==> flow/design.v <==
module memory_controller( CLK_48MHZ,RESET,SRAM_STATUS,READ_CMD, GEIG_DATA, MAG_DATA
,READ_ADDRESS,READ_CHIP_SELECT,WRITE_ADDRESS,WRITE_CHIP_SELECT
,NEXT_READ,NEXT_WRITE,DATA_OUT,ADDRESS_OUT,CHIP_SELECT,CMD_OUT);
input CLK_48MHZ,RESET,SRAM_STATUS, READ_CMD;
input [79:0] GEIG_DATA;
input [79:0] MAG_DATA;
output [17:0] READ_ADDRESS;
output READ_CHIP_SELECT;
output [17:0] WRITE_ADDRESS;
output WRITE_CHIP_SELECT;
output NEXT_READ, NEXT_WRITE;
output [15:0] DATA_OUT;
output [17:0] ADDRESS_OUT;
output CHIP_SELECT;
output [1:0] CMD_OUT;
reg [79:0] geig_prev;
reg [79:0] geig_buffer;
parameter new_geig_cmd =2'b01;
parameter num_geig_cycles = 5;
reg [79:0] mag_prev;
reg [79:0] mag_buffer;
parameter new_mag_cmd =2'b10;
parameter num_mag_cycles = 5;
reg [79:0] data_buffer;
reg read_prev;
parameter new_read_cmd = 2'b11;
reg [7:0] schedule;
reg [2:0] num_cycles;
reg [2:0] write_count;
reg busy_hold;
reg next_write;
reg next_read;
reg [17:0] address_out;
reg chip_select;
reg [15:0] data_out;
reg [1:0] cmd_out;
assign NEXT_WRITE = next_write;
assign NEXT_READ = next_read;
assign CMD_OUT = cmd_out;
assign ADDRESS_OUT=address_out;
assign CHIP_SELECT=chip_select;
assign DATA_OUT = data_out;
reg [17:0] r_address;
reg r_chip_select;
reg [17:0] w_address;
reg w_chip_select;
assign READ_ADDRESS = r_address;
assign READ_CHIP_SELECT = r_chip_select;
assign WRITE_ADDRESS = w_address;
assign WRITE_CHIP_SELECT = w_chip_select;
always @(posedge CLK_48MHZ or negedge RESET)
begin
if (RESET==1'b0) begin
    schedule = 8'b00000000;
    busy_hold = 1'b0;
    write_count=4'b0000;
    next_write<=0;
    next_read<=0;
    cmd_out<=2'b00;
    num_cycles=0;
    address_out<=17'b0;
    chip_select<=1'b0;
    data_out<=0;
    mag_prev=80'b0;
    geig_prev=80'b0;
    geig_buffer=80'b0;
    mag_buffer=80'b0;
    data_buffer=80'b0;
    read_prev=1'b0;
    r_address<=18'b0;
    r_chip_select<=1'b0;
    w_address<=18'b0;
    w_chip_select<=1'b0;
end else begin
if (schedule[1:0] ==2'b00) begin
    schedule=schedule>>2;
end
if (geig_prev!=GEIG_DATA) begin
    geig_buffer = GEIG_DATA;
    geig_prev = GEIG_DATA;
    if (schedule[1:0] == 2'b00) begin
        schedule[1:0] = new_geig_cmd;
    end else if (schedule[3:2] ==2'b00) begin
        schedule[3:2] = new_geig_cmd;
    end else if (schedule[5:4] == 2'b00) begin
        schedule[5:4] = new_geig_cmd;
    end else begin
        schedule[7:6] = new_geig_cmd;
    end
end else begin
    geig_prev= GEIG_DATA;
end
if (mag_prev!=MAG_DATA) begin
    mag_buffer = MAG_DATA;
    mag_prev = MAG_DATA;
    if (schedule[1:0] == 2'b00) begin
        schedule[1:0] = new_mag_cmd;
    end else if (schedule[3:2] ==2'b00) begin
        schedule[3:2] = new_mag_cmd;
    end else if (schedule[5:4] == 2'b00) begin
        schedule[5:4] = new_mag_cmd;
    end else begin
        schedule[7:6] = new_mag_cmd;
    end
end else begin
    mag_prev=MAG_DATA;
end
if ((READ_CMD ==1'b1) && (read_prev ==1'b0) && (RESET==1'b1))begin
    read_prev=READ_CMD;
    if (schedule[1:0] == 2'b00) begin
        schedule[1:0] = new_read_cmd;
    end else if (schedule[3:2] ==2'b00) begin
        schedule[3:2] = new_read_cmd;
    end else if (schedule[5:4] == 2'b00) begin
        schedule[5:4] = new_read_cmd;
    end else begin
        schedule[7:6] = new_read_cmd;
    end
end else begin
    read_prev = READ_CMD;
end
if (((schedule[1:0] == new_geig_cmd) || (schedule[1:0] == new_mag_cmd)) && (RESET==1'b1)) begin
    if ((schedule[1:0] == new_geig_cmd) && (write_count==0)) begin
        num_cycles=num_geig_cycles;
        data_buffer[79:0] = geig_buffer;
    end else if ((schedule[1:0] == new_mag_cmd) && (write_count==0)) begin
        num_cycles = num_mag_cycles;
        data_buffer[79:0]=mag_buffer;
    end
    if (write_count<num_cycles) begin
        if ((busy_hold==1) && (SRAM_STATUS==1)) begin
            cmd_out<=2'b00;
        end
        if ((busy_hold==1'b1)&&(SRAM_STATUS==1'b0)) begin
            next_write<=1'b1;
            if (next_write==1'b0) begin
                if (w_address == 18'b111111111111111111) begin
                    w_address <= 18'b000000000000000000;
                    w_chip_select <= !w_chip_select;
                end else begin
                    w_address <= w_address+1;
                end
            end
            data_buffer = data_buffer >>16;
            busy_hold=1'b0;
            write_count=write_count+1;
        end else if ((SRAM_STATUS==1'b0) && (busy_hold==0)) begin
            next_write<=1'b0;
            cmd_out<=2'b10;
            address_out<=WRITE_ADDRESS;
            chip_select<=WRITE_CHIP_SELECT;
            data_out<=data_buffer[15:0];
            busy_hold=1'b1;
        end
    end else if (write_count==num_cycles) begin
        write_count=0;
        schedule=schedule>>2;
    end
end else if ((schedule[1:0]==new_read_cmd) && (RESET==1'b1)) begin
    if (READ_ADDRESS == WRITE_ADDRESS) begin 
        schedule=schedule>>2;
    end else begin
        if ((SRAM_STATUS==1'b1) && (busy_hold==1)) begin
            cmd_out<=2'b00;
        end    
        if ((SRAM_STATUS==1'b0) && (busy_hold==1)) begin
            next_read<=1'b1;
            if (next_read==1'b0) begin
                if (r_address == 18'b111111111111111111) begin
                    r_address <= 18'b000000000000000000;
                    r_chip_select <= !r_chip_select;
                end else begin
                    r_address <= r_address+1;
                end
            end
            busy_hold=0;
            schedule=schedule>>2;
        end else if ((SRAM_STATUS==1'b0) && (busy_hold==0)) begin
            next_read<=1'b0;
            cmd_out<=2'b01;
            address_out<=READ_ADDRESS;
            chip_select<=READ_CHIP_SELECT;
            busy_hold=1'b1;
        end
    end
end
end  
end
endmodule
module sram_interface(CLK_48MHZ,RESET,ADDRESS_IN,DATA_IN,CMD_IN, CHIP_SELECT,
SRAM_D_IN, SRAM_D_OUT, SRAM_D_OE,
SRAM_A0,SRAM_A1,SRAM_A2,SRAM_A3,SRAM_A4,SRAM_A5,SRAM_A6,SRAM_A7,SRAM_A8,SRAM_A9,SRAM_A10,SRAM_A11,
SRAM_A12,SRAM_A13, SRAM_A14, SRAM_A15, SRAM_A16, SRAM_A17,
SRAM_SRBS0,SRAM_SRBS1,SRAM_SRBS2,SRAM_SRBS3,SRAM_CE,SRAM_WE,SRAM_OE,
STATUS,DATA_READ);
input CLK_48MHZ, RESET;
input [17:0] ADDRESS_IN;
input CHIP_SELECT;
input [15:0] DATA_IN;
input [1:0] CMD_IN;
output SRAM_A0,SRAM_A1,SRAM_A2,SRAM_A3,SRAM_A4,SRAM_A5,SRAM_A6,SRAM_A7,SRAM_A8,SRAM_A9,SRAM_A10,SRAM_A11,
SRAM_A12, SRAM_A13, SRAM_A14, SRAM_A15, SRAM_A16, SRAM_A17;
output SRAM_SRBS0,SRAM_SRBS1,SRAM_SRBS2,SRAM_SRBS3,SRAM_CE,SRAM_WE,SRAM_OE;
output STATUS;
output [15:0] DATA_READ;
input [31:0] SRAM_D_IN;
output [15:0] SRAM_D_OUT;
output SRAM_D_OE;
wire SRAM_D0,SRAM_D1,SRAM_D2,SRAM_D3,SRAM_D4,SRAM_D5,SRAM_D6,SRAM_D7,SRAM_D8,SRAM_D9,SRAM_D10,SRAM_D11,
SRAM_D12,SRAM_D13,SRAM_D14,SRAM_D15,SRAM_D16,SRAM_D17,SRAM_D18,SRAM_D19,SRAM_D20,SRAM_D21,SRAM_D22,SRAM_D23,
SRAM_D24,SRAM_D25,SRAM_D26,SRAM_D27,SRAM_D28,SRAM_D29,SRAM_D30,SRAM_D31;
assign {SRAM_D31,SRAM_D30,SRAM_D29,SRAM_D28,SRAM_D27,SRAM_D26,SRAM_D25,SRAM_D24,
        SRAM_D23,SRAM_D22,SRAM_D21,SRAM_D20,SRAM_D19,SRAM_D18,SRAM_D17,SRAM_D16,
        SRAM_D15,SRAM_D14,SRAM_D13,SRAM_D12,SRAM_D11,SRAM_D10,SRAM_D9,SRAM_D8,
        SRAM_D7,SRAM_D6,SRAM_D5,SRAM_D4,SRAM_D3,SRAM_D2,SRAM_D1,SRAM_D0} = SRAM_D_IN;
reg [15:0] dout;     
reg [15:0] dread;    
reg [17:0] address;  
reg ce,we,oe,srbs0,srbs1,srbs2,srbs3;    
reg weVAL;                   
reg busy;                    
reg write_cycle;             
reg [3:0] write_counter;     
reg read_cycle;              
reg [3:0] read_counter;      
assign SRAM_A0 = address[0];
assign SRAM_A1 = address[1];
assign SRAM_A2 = address[2];
assign SRAM_A3 = address[3];
assign SRAM_A4 = address[4];
assign SRAM_A5 = address[5];
assign SRAM_A6 = address[6];
assign SRAM_A7 = address[7];
assign SRAM_A8 = address[8];
assign SRAM_A9 = address[9];
assign SRAM_A10 = address[10];
assign SRAM_A11 = address[11];
assign SRAM_A12 = address[12];
assign SRAM_A13 = address[13];
assign SRAM_A14 = address[14];
assign SRAM_A15 = address[15];
assign SRAM_A16 = address[16];
assign SRAM_A17 = address[17];
assign SRAM_D_OUT = dout;
assign SRAM_D_OE = weVAL;
assign DATA_READ[0] = dread[0];
assign DATA_READ[1] = dread[1];
assign DATA_READ[2] = dread[2];
assign DATA_READ[3] = dread[3];
assign DATA_READ[4] = dread[4];
assign DATA_READ[5] = dread[5];
assign DATA_READ[6] = dread[6];
assign DATA_READ[7] = dread[7];
assign DATA_READ[8] = dread[8];
assign DATA_READ[9] = dread[9];
assign DATA_READ[10] = dread[10];
assign DATA_READ[11] = dread[11];
assign DATA_READ[12] = dread[12];
assign DATA_READ[13] = dread[13];
assign DATA_READ[14] = dread[14];
assign DATA_READ[15] = dread[15];
assign SRAM_CE = ce;
assign SRAM_WE = we;
assign SRAM_OE = oe;
assign SRAM_SRBS0 = srbs0;
assign SRAM_SRBS1 = srbs1;
assign SRAM_SRBS2 = srbs2;
assign SRAM_SRBS3 = srbs3;
assign STATUS=busy;
always @(negedge CLK_48MHZ or negedge RESET)
begin
if (RESET==1'b0) begin
    dout = 16'b0;
    dread <= 16'b0;
    address = 18'b0;
    ce = 1'b0;
    we = 1'b1;
    oe = 1'b1;
    srbs0 = 1'b1;
    srbs1 = 1'b1;
    srbs2 = 1'b1;
    srbs3 = 1'b1;
    weVAL = 1'b0;
    write_cycle =1'b0;
    write_counter = 4'b0;
    read_counter = 4'b0;
    read_cycle = 1'b0;
    busy = 1'b0;
end else begin
    if (busy==0) begin
        if (CMD_IN==2) begin
            write_cycle=1;
        end else if (CMD_IN==1) begin
            read_cycle=1;
        end
    end
    if (write_cycle==1'b1) begin
        if (write_counter==0) begin
            busy=1'b1;
            address = ADDRESS_IN;
            if (CHIP_SELECT==1'b0) begin
                srbs0=1'b0;
                srbs1=1'b0;
                srbs2=1'b1;
                srbs3=1'b1;
            end else begin
                srbs0=1'b1;
                srbs1=1'b1;
                srbs2=1'b0;
                srbs3=1'b0;
            end
            oe=1'b1;
            we=1'b0;
            ce=1'b0;
            weVAL=1'b1;
            dout=DATA_IN;
            write_counter=write_counter+1;
        end else if (write_counter==1) begin
            srbs0=1'b1;
            srbs1=1'b1;
            srbs2=1'b1;
            srbs3=1'b1;
            oe=1'b1;
            we=1'b1;
            ce=1'b0;
            weVAL=1'b0;
            write_counter=0;
            write_cycle=1'b0;
            busy=1'b0;
        end
    end  
    if (read_cycle==1'b1) begin
        if (read_counter==0) begin
            busy=1'b1;
            address = ADDRESS_IN;  
            ce=1'b0;
            oe=1'b0;
            we=1'b1;
            if (CHIP_SELECT==1'b0) begin
                srbs0=1'b0;
                srbs1=1'b0;
                srbs2=1'b1;
                srbs3=1'b1;
            end else begin
                srbs0=1'b1;
                srbs1=1'b1;
                srbs2=1'b0;
                srbs3=1'b0;
            end
            read_counter=read_counter+1;
        end else if (read_counter==1) begin
            if (CHIP_SELECT==1'b0) begin
                dread[0]<=SRAM_D0;
                dread[1]<=SRAM_D1;
                dread[2]<=SRAM_D2;
                dread[3]<=SRAM_D3;
                dread[4]<=SRAM_D4;
                dread[5]<=SRAM_D5;
                dread[6]<=SRAM_D6;
                dread[7]<=SRAM_D7;
                dread[8]<=SRAM_D8;
                dread[9]<=SRAM_D9;
                dread[10]<=SRAM_D10;
                dread[11]<=SRAM_D11;
                dread[12]<=SRAM_D12;
                dread[13]<=SRAM_D13;
                dread[14]<=SRAM_D14;
                dread[15]<=SRAM_D15;
            end else begin
                dread[0]<=SRAM_D16;
                dread[1]<=SRAM_D17;
                dread[2]<=SRAM_D18;
                dread[3]<=SRAM_D19;
                dread[4]<=SRAM_D20;
                dread[5]<=SRAM_D21;
                dread[6]<=SRAM_D22;
                dread[7]<=SRAM_D23;
                dread[8]<=SRAM_D24;
                dread[9]<=SRAM_D25;
                dread[10]<=SRAM_D26;
                dread[11]<=SRAM_D27;
                dread[12]<=SRAM_D28;
                dread[13]<=SRAM_D29;
                dread[14]<=SRAM_D30;
                dread[15]<=SRAM_D31;
            end
            read_counter=read_counter+1;
        end else if (read_counter == 2) begin
            oe=1'b1;
            we=1'b1;
            srbs0=1'b1;
            srbs1=1'b1;
            srbs2=1'b1;
            srbs3=1'b1;
            ce=1'b0;
            read_cycle=1'b0;
            read_counter=0;
            busy=1'b0;
        end
    end  
end  
end  
endmodule
module sram_logger(
    input         CLK_48MHZ,
    input         RESET,           
    input         READ_CMD,
    input  [79:0] GEIG_DATA,
    input  [79:0] MAG_DATA,
    input  [31:0] SRAM_D_IN,
    output [17:0] SRAM_A,
    output [3:0]  SRAM_SRBS,
    output        SRAM_CE,
    output        SRAM_WE,
    output        SRAM_OE,
    output [15:0] SRAM_D_OUT,
    output        SRAM_D_OE,
    output [15:0] DATA_READ,
    output [17:0] W_ADDRESS,
    output        W_CHIP_SELECT,
    output [17:0] R_ADDRESS,
    output        R_CHIP_SELECT
);
wire        sram_status;
wire        chip_select;
wire [15:0] data_out;
wire [17:0] address_out;
wire [1:0]  cmd_out;
memory_controller memory_controller_0(
    .CLK_48MHZ         ( CLK_48MHZ ),
    .RESET             ( RESET ),
    .SRAM_STATUS       ( sram_status ),
    .READ_CMD          ( READ_CMD ),
    .GEIG_DATA         ( GEIG_DATA ),
    .MAG_DATA          ( MAG_DATA ),
    .READ_ADDRESS      ( R_ADDRESS ),
    .READ_CHIP_SELECT  ( R_CHIP_SELECT ),
    .WRITE_ADDRESS     ( W_ADDRESS ),
    .WRITE_CHIP_SELECT ( W_CHIP_SELECT ),
    .NEXT_READ         ( ),
    .NEXT_WRITE        ( ),
    .DATA_OUT          ( data_out ),
    .ADDRESS_OUT       ( address_out ),
    .CHIP_SELECT       ( chip_select ),
    .CMD_OUT           ( cmd_out )
);
sram_interface sram_interface_0(
    .CLK_48MHZ   ( CLK_48MHZ ),
    .RESET       ( RESET ),
    .ADDRESS_IN  ( address_out ),
    .DATA_IN     ( data_out ),
    .CMD_IN      ( cmd_out ),
    .CHIP_SELECT ( chip_select ),
    .SRAM_D_IN   ( SRAM_D_IN ),
    .SRAM_D_OUT  ( SRAM_D_OUT ),
    .SRAM_D_OE   ( SRAM_D_OE ),
    .SRAM_A0 ( SRAM_A[0] ),   .SRAM_A1 ( SRAM_A[1] ),   .SRAM_A2 ( SRAM_A[2] ),
    .SRAM_A3 ( SRAM_A[3] ),   .SRAM_A4 ( SRAM_A[4] ),   .SRAM_A5 ( SRAM_A[5] ),
    .SRAM_A6 ( SRAM_A[6] ),   .SRAM_A7 ( SRAM_A[7] ),   .SRAM_A8 ( SRAM_A[8] ),
    .SRAM_A9 ( SRAM_A[9] ),   .SRAM_A10 ( SRAM_A[10] ), .SRAM_A11 ( SRAM_A[11] ),
    .SRAM_A12 ( SRAM_A[12] ), .SRAM_A13 ( SRAM_A[13] ), .SRAM_A14 ( SRAM_A[14] ),
    .SRAM_A15 ( SRAM_A[15] ), .SRAM_A16 ( SRAM_A[16] ), .SRAM_A17 ( SRAM_A[17] ),
    .SRAM_SRBS0 ( SRAM_SRBS[0] ), .SRAM_SRBS1 ( SRAM_SRBS[1] ),
    .SRAM_SRBS2 ( SRAM_SRBS[2] ), .SRAM_SRBS3 ( SRAM_SRBS[3] ),
    .SRAM_CE ( SRAM_CE ),
    .SRAM_WE ( SRAM_WE ),
    .SRAM_OE ( SRAM_OE ),
    .STATUS  ( sram_status ),
    .DATA_READ ( DATA_READ )
);
endmodule
Memo
Re: synthesis data of sram_logger

=== From RTL to reports: sram_logger ===
Tool output for the design above before and after an edit, in the order of the flow.
Lines under "before" count in the file above, lines under "after" in the edited file.
"difference": "after" minus "before" as printed here. "relative change": 100 x difference / "before".
Operators carry their Yosys type and port widths (W data, S select, Z words).
Library cell names are shortened.
Not given: n/a

* Design top: sram_logger
* Clock: CLK_48MHZ
* Library: sky130hd
* Timing corner: tt_025C_1v80

=== The edit ===
Unified diff, file above to edited file.
A script made this edit. It changes what the design does and was not meant as an optimisation.

<pre>
@@ -445,4 +445,7 @@
     .CMD_OUT           ( cmd_out )
 );
+wire [15:0] SRAM_D_OUT_p, SRAM_D_OUT_n;
+wire [15:0] DATA_READ_p, DATA_READ_n;
+wire SRAM_WE_p, SRAM_WE_n;
 sram_interface sram_interface_0(
     .CLK_48MHZ   ( CLK_48MHZ ),
@@ -453,5 +456,5 @@
     .CHIP_SELECT ( chip_select ),
     .SRAM_D_IN   ( SRAM_D_IN ),
-    .SRAM_D_OUT  ( SRAM_D_OUT ),
+    .SRAM_D_OUT  ( SRAM_D_OUT_p ),
     .SRAM_D_OE   ( SRAM_D_OE ),
     .SRAM_A0 ( SRAM_A[0] ),   .SRAM_A1 ( SRAM_A[1] ),   .SRAM_A2 ( SRAM_A[2] ),
@@ -464,8 +467,14 @@
     .SRAM_SRBS2 ( SRAM_SRBS[2] ), .SRAM_SRBS3 ( SRAM_SRBS[3] ),
     .SRAM_CE ( SRAM_CE ),
-    .SRAM_WE ( SRAM_WE ),
+    .SRAM_WE ( SRAM_WE_p ),
     .SRAM_OE ( SRAM_OE ),
     .STATUS  ( sram_status ),
-    .DATA_READ ( DATA_READ )
+    .DATA_READ ( DATA_READ_p )
 );
+sram_interface sram_interface_0_x (.CLK_48MHZ(CLK_48MHZ), .RESET(RESET), .ADDRESS_IN(~address_out),
+    .DATA_IN(data_out), .CMD_IN(cmd_out), .CHIP_SELECT(chip_select), .SRAM_D_IN(SRAM_D_IN),
+    .SRAM_D_OUT(SRAM_D_OUT_n), .SRAM_WE(SRAM_WE_n), .DATA_READ(DATA_READ_n));
+assign SRAM_D_OUT = SRAM_D_OUT_p ^ SRAM_D_OUT_n;
+assign DATA_READ = DATA_READ_p ^ DATA_READ_n;
+assign SRAM_WE = SRAM_WE_p ^ SRAM_WE_n;
 endmodule
</pre>

=== Word level ===
Yosys after proc, flatten, opt, wreduce and memory -nomap, before mapping. Memory bits, and registers merged into a memory's read port (data or address), are not among the register bits. Print and check cells are not counted. Equal cells are merged and count once.

{| class="wikitable"
|+ Operators by class
! item !! before !! after !! difference !! relative change (%)
|-
| $add $sub $neg || 5 || 7 || +2 || +40.00
|-
| $lt $le $gt $ge || 1 || 1 || 0 || 0.00
|-
| eq/ne operators || 17 || 20 || +3 || +17.65
|-
| multiplexer cells || 172 || 203 || +31 || +18.02
|-
| bitwise gates (word level) || 9 || 13 || +4 || +44.44
|-
| reduce/logical cells || 44 || 52 || +8 || +18.18
|}

{| class="wikitable"
|+ Operators with widths
! operator !! before !! after !! difference !! relative change (%)
|-
| $mux W1 || 104 || 130 || +26 || +25.00
|-
| $mux W4 || 8 || 13 || +5 || +62.50
|-
| $reduce_and A2 Y1 || 3 || 6 || +3 || +100.00
|-
| $add A4 B1 Y4 const B || 2 || 4 || +2 || +100.00
|-
| $eq A4 B1 Y1 const B || 2 || 4 || +2 || +100.00
|-
| $logic_not A4 Y1 || 2 || 4 || +2 || +100.00
|-
| $xor A16 B16 Y16 || 0 || 2 || +2 || n/a
|-
| $not A1 Y1 || 9 || 10 || +1 || +11.11
|-
| $reduce_and A3 Y1 || 4 || 5 || +1 || +25.00
|-
| $reduce_bool A2 Y1 || 4 || 5 || +1 || +25.00
|-
| $eq A4 B2 Y1 const B || 1 || 2 || +1 || +100.00
|-
| $reduce_bool A3 Y1 || 1 || 2 || +1 || +100.00
|-
| $xor A1 B1 Y1 || 0 || 1 || +1 || n/a
|}

Unchanged operator kinds not shown: 25.

{| class="wikitable"
|+ Bit counts
! item !! before !! after !! difference !! relative change (%)
|-
| register bits || 562 || 606 || +44 || +7.83
|-
| input port bits || 195 || 195 || 0 || 0.00
|-
| output and inout bits || 96 || 96 || 0 || 0.00
|-
| elaborated cells || 299 || 370 || +71 || +23.75
|}

=== Logic depth ===
Depth = most cells in a row (Yosys ltp): at word level without a register or memory, in the mapped netlist without a sequential cell, where the memories' decode and read muxes count.

{| class="wikitable"
|+ Logic depth
! item !! before !! after !! difference !! relative change (%)
|-
| depth in word-level cells || 26 || 26 || 0 || 0.00
|-
| ABC_AREA || 0 || 0 || n/a || n/a
|-
| depth in mapped cells || 26 || 24 || -2 || -7.69
|-
| mapped depth without buffers || 21 || 20 || -1 || -4.76
|}

=== Synthesis result ===
The flow's flattened synthesis, as Yosys stat reports it; memories are mapped. The netlist is that of the ABC_AREA named above (0 if unset); the other value can give another one.

{| class="wikitable"
|+ Synthesis totals
! item !! before !! after !! difference !! relative change (%)
|-
| standard cells after synthesis || 2416 || 2585 || +169 || +7.00
|-
| chip area (Yosys) (um^2) || 25354.3 || 27194.8 || +1840.5 || +7.26
|-
| area of sequential cells (um^2) || 14020.9 || 15123.3 || +1102.4 || +7.86
|-
| flip-flop cells || 560 || 604 || +44 || +7.86
|}

{| class="wikitable"
|+ Cell types
! cell type !! before !! after !! difference !! relative change (%)
|-
| nor2_1 || 59 || 227 || +168 || +284.75
|-
| nand3_1 || 21 || 181 || +160 || +761.90
|-
| nand2_1 || 444 || 303 || -141 || -31.76
|-
| a22oi_1 || 5 || 126 || +121 || +2420.00
|-
| mux2_2 || 24 || 114 || +90 || +375.00
|-
| a31oi_1 || 80 || 3 || -77 || -96.25
|-
| o22ai_1 || 53 || 4 || -49 || -92.45
|-
| mux2i_1 || 89 || 41 || -48 || -53.93
|-
| xor2_1 || 16 || 62 || +46 || +287.50
|-
| inv_1 || 74 || 29 || -45 || -60.81
|-
| nor3_1 || 14 || 59 || +45 || +321.43
|-
| dfrtn_1 || 63 || 106 || +43 || +68.25
|-
| a21boi_0 || 42 || 0 || -42 || -100.00
|-
| o32ai_1 || 34 || 0 || -34 || -100.00
|-
| a221o_1 || 34 || 1 || -33 || -97.06
|-
| o211ai_1 || 18 || 50 || +32 || +177.78
|-
| a21oi_1 || 65 || 41 || -24 || -36.92
|-
| a21boi_1 || 23 || 0 || -23 || -100.00
|}

Unchanged cell types not shown: 12.
The list need not be complete.
By module: a second synthesis without flattening, with its own total; a netlist apart from the flattened one above.

{| class="wikitable"
|+ Unflattened totals
! item !! before !! after !! difference !! relative change (%)
|-
| cell total of the unflattened synthesis || 2255 || 2568 || +313 || +13.88
|-
| area (unflattened synthesis) (um^2) || 25020.2 || 28424.8 || +3404.6 || +13.61
|}

Each row is one instance without its submodules.

{| class="wikitable"
|+ By module, before
! module !! instances !! cells !! area (um^2)
|-
| memory_controller || 1 || 1993 || 21972.3
|-
| sram_interface || 1 || 262 || 3047.9
|-
| sram_logger || 1 || 0 || 0.0
|}

{| class="wikitable"
|+ By module, after
! module !! instances !! cells !! area (um^2)
|-
| memory_controller || 1 || 1993 || 21972.3
|-
| sram_interface || 2 || 262 || 3047.9
|-
| sram_logger || 1 || 51 || 356.6
|}

=== Flow runs ===
Both versions went through the flow (Yosys, OpenROAD) with the same settings in each pair. Constraints: input delay and output delay 20% of the set period each, output load 0.01 pF.

Settings, pair 1:
* CORE_UTILIZATION: 40
* period_ns: 8.69
* CAP_MARGIN: 20
* CORE_MARGIN: 2
* SLEW_MARGIN: 20

{| class="wikitable"
|+ Final reports, pair 1
! item !! before !! after !! difference !! relative change (%)
|-
| area of the synthesized netlist (um^2) || 25354.3 || 27194.8 || +1840.5 || +7.26
|-
| die area (um^2) || 65415.7 || 70089.9 || +4674.2 || +7.15
|-
| standard-cell area after routing (um^2) || 30829.6 || 32965.4 || +2135.8 || +6.93
|-
| final utilization (%) || 49.1 || 49.0 || -0.1 || n/a
|-
| worst setup slack after layout (ns) || 0.876 || 0.726 || -0.150 || n/a
|-
| total negative slack on setup checks (ns) || 0.000 || 0.000 || 0.000 || n/a
|-
| worst hold slack after layout (ns) || 0.327 || 0.333 || +0.006 || n/a
|-
| total design power (W) || 0.005701 || 0.009323 || +0.003622 || +63.53
|}

Settings, pair 2:
* CELL_PAD_IN_SITES_GLOBAL_PLACEMENT: 1
* CORE_UTILIZATION: 57
* GPL_ROUTABILITY_DRIVEN: 1
* MAX_ROUTING_LAYER: met4
* MIN_ROUTING_LAYER: met2
* PLACE_DENSITY_LB_ADDON: 0.2
* SETUP_SLACK_MARGIN: 0.67
* TNS_END_PERCENT: 40
* period_ns: 10.2
* CAP_MARGIN: 20
* CORE_MARGIN: 2
* SLEW_MARGIN: 20

{| class="wikitable"
|+ Final reports, pair 2
! item !! before !! after !! difference !! relative change (%)
|-
| area of the synthesized netlist (um^2) || 25354.3 || 27194.8 || +1840.5 || +7.26
|-
| die area (um^2) || 46184.2 || 49472.9 || +3288.7 || +7.12
|-
| standard-cell area after routing (um^2) || 30415.4 || 32575.0 || +2159.6 || +7.10
|-
| final utilization (%) || 69.1 || 68.7 || -0.4 || n/a
|-
| worst setup slack after layout (ns) || 1.355 || 1.164 || -0.191 || n/a
|-
| total negative slack on setup checks (ns) || 0.000 || 0.000 || 0.000 || n/a
|-
| worst hold slack after layout (ns) || 0.330 || 0.328 || -0.002 || n/a
|-
| total design power (W) || 0.004804 || 0.008094 || +0.003290 || +68.48
|}

By "total design power" is meant OpenSTA's value without simulated activity: inputs other than the clock are taken to toggle once in ten clock periods, and the tool carries that through the logic.
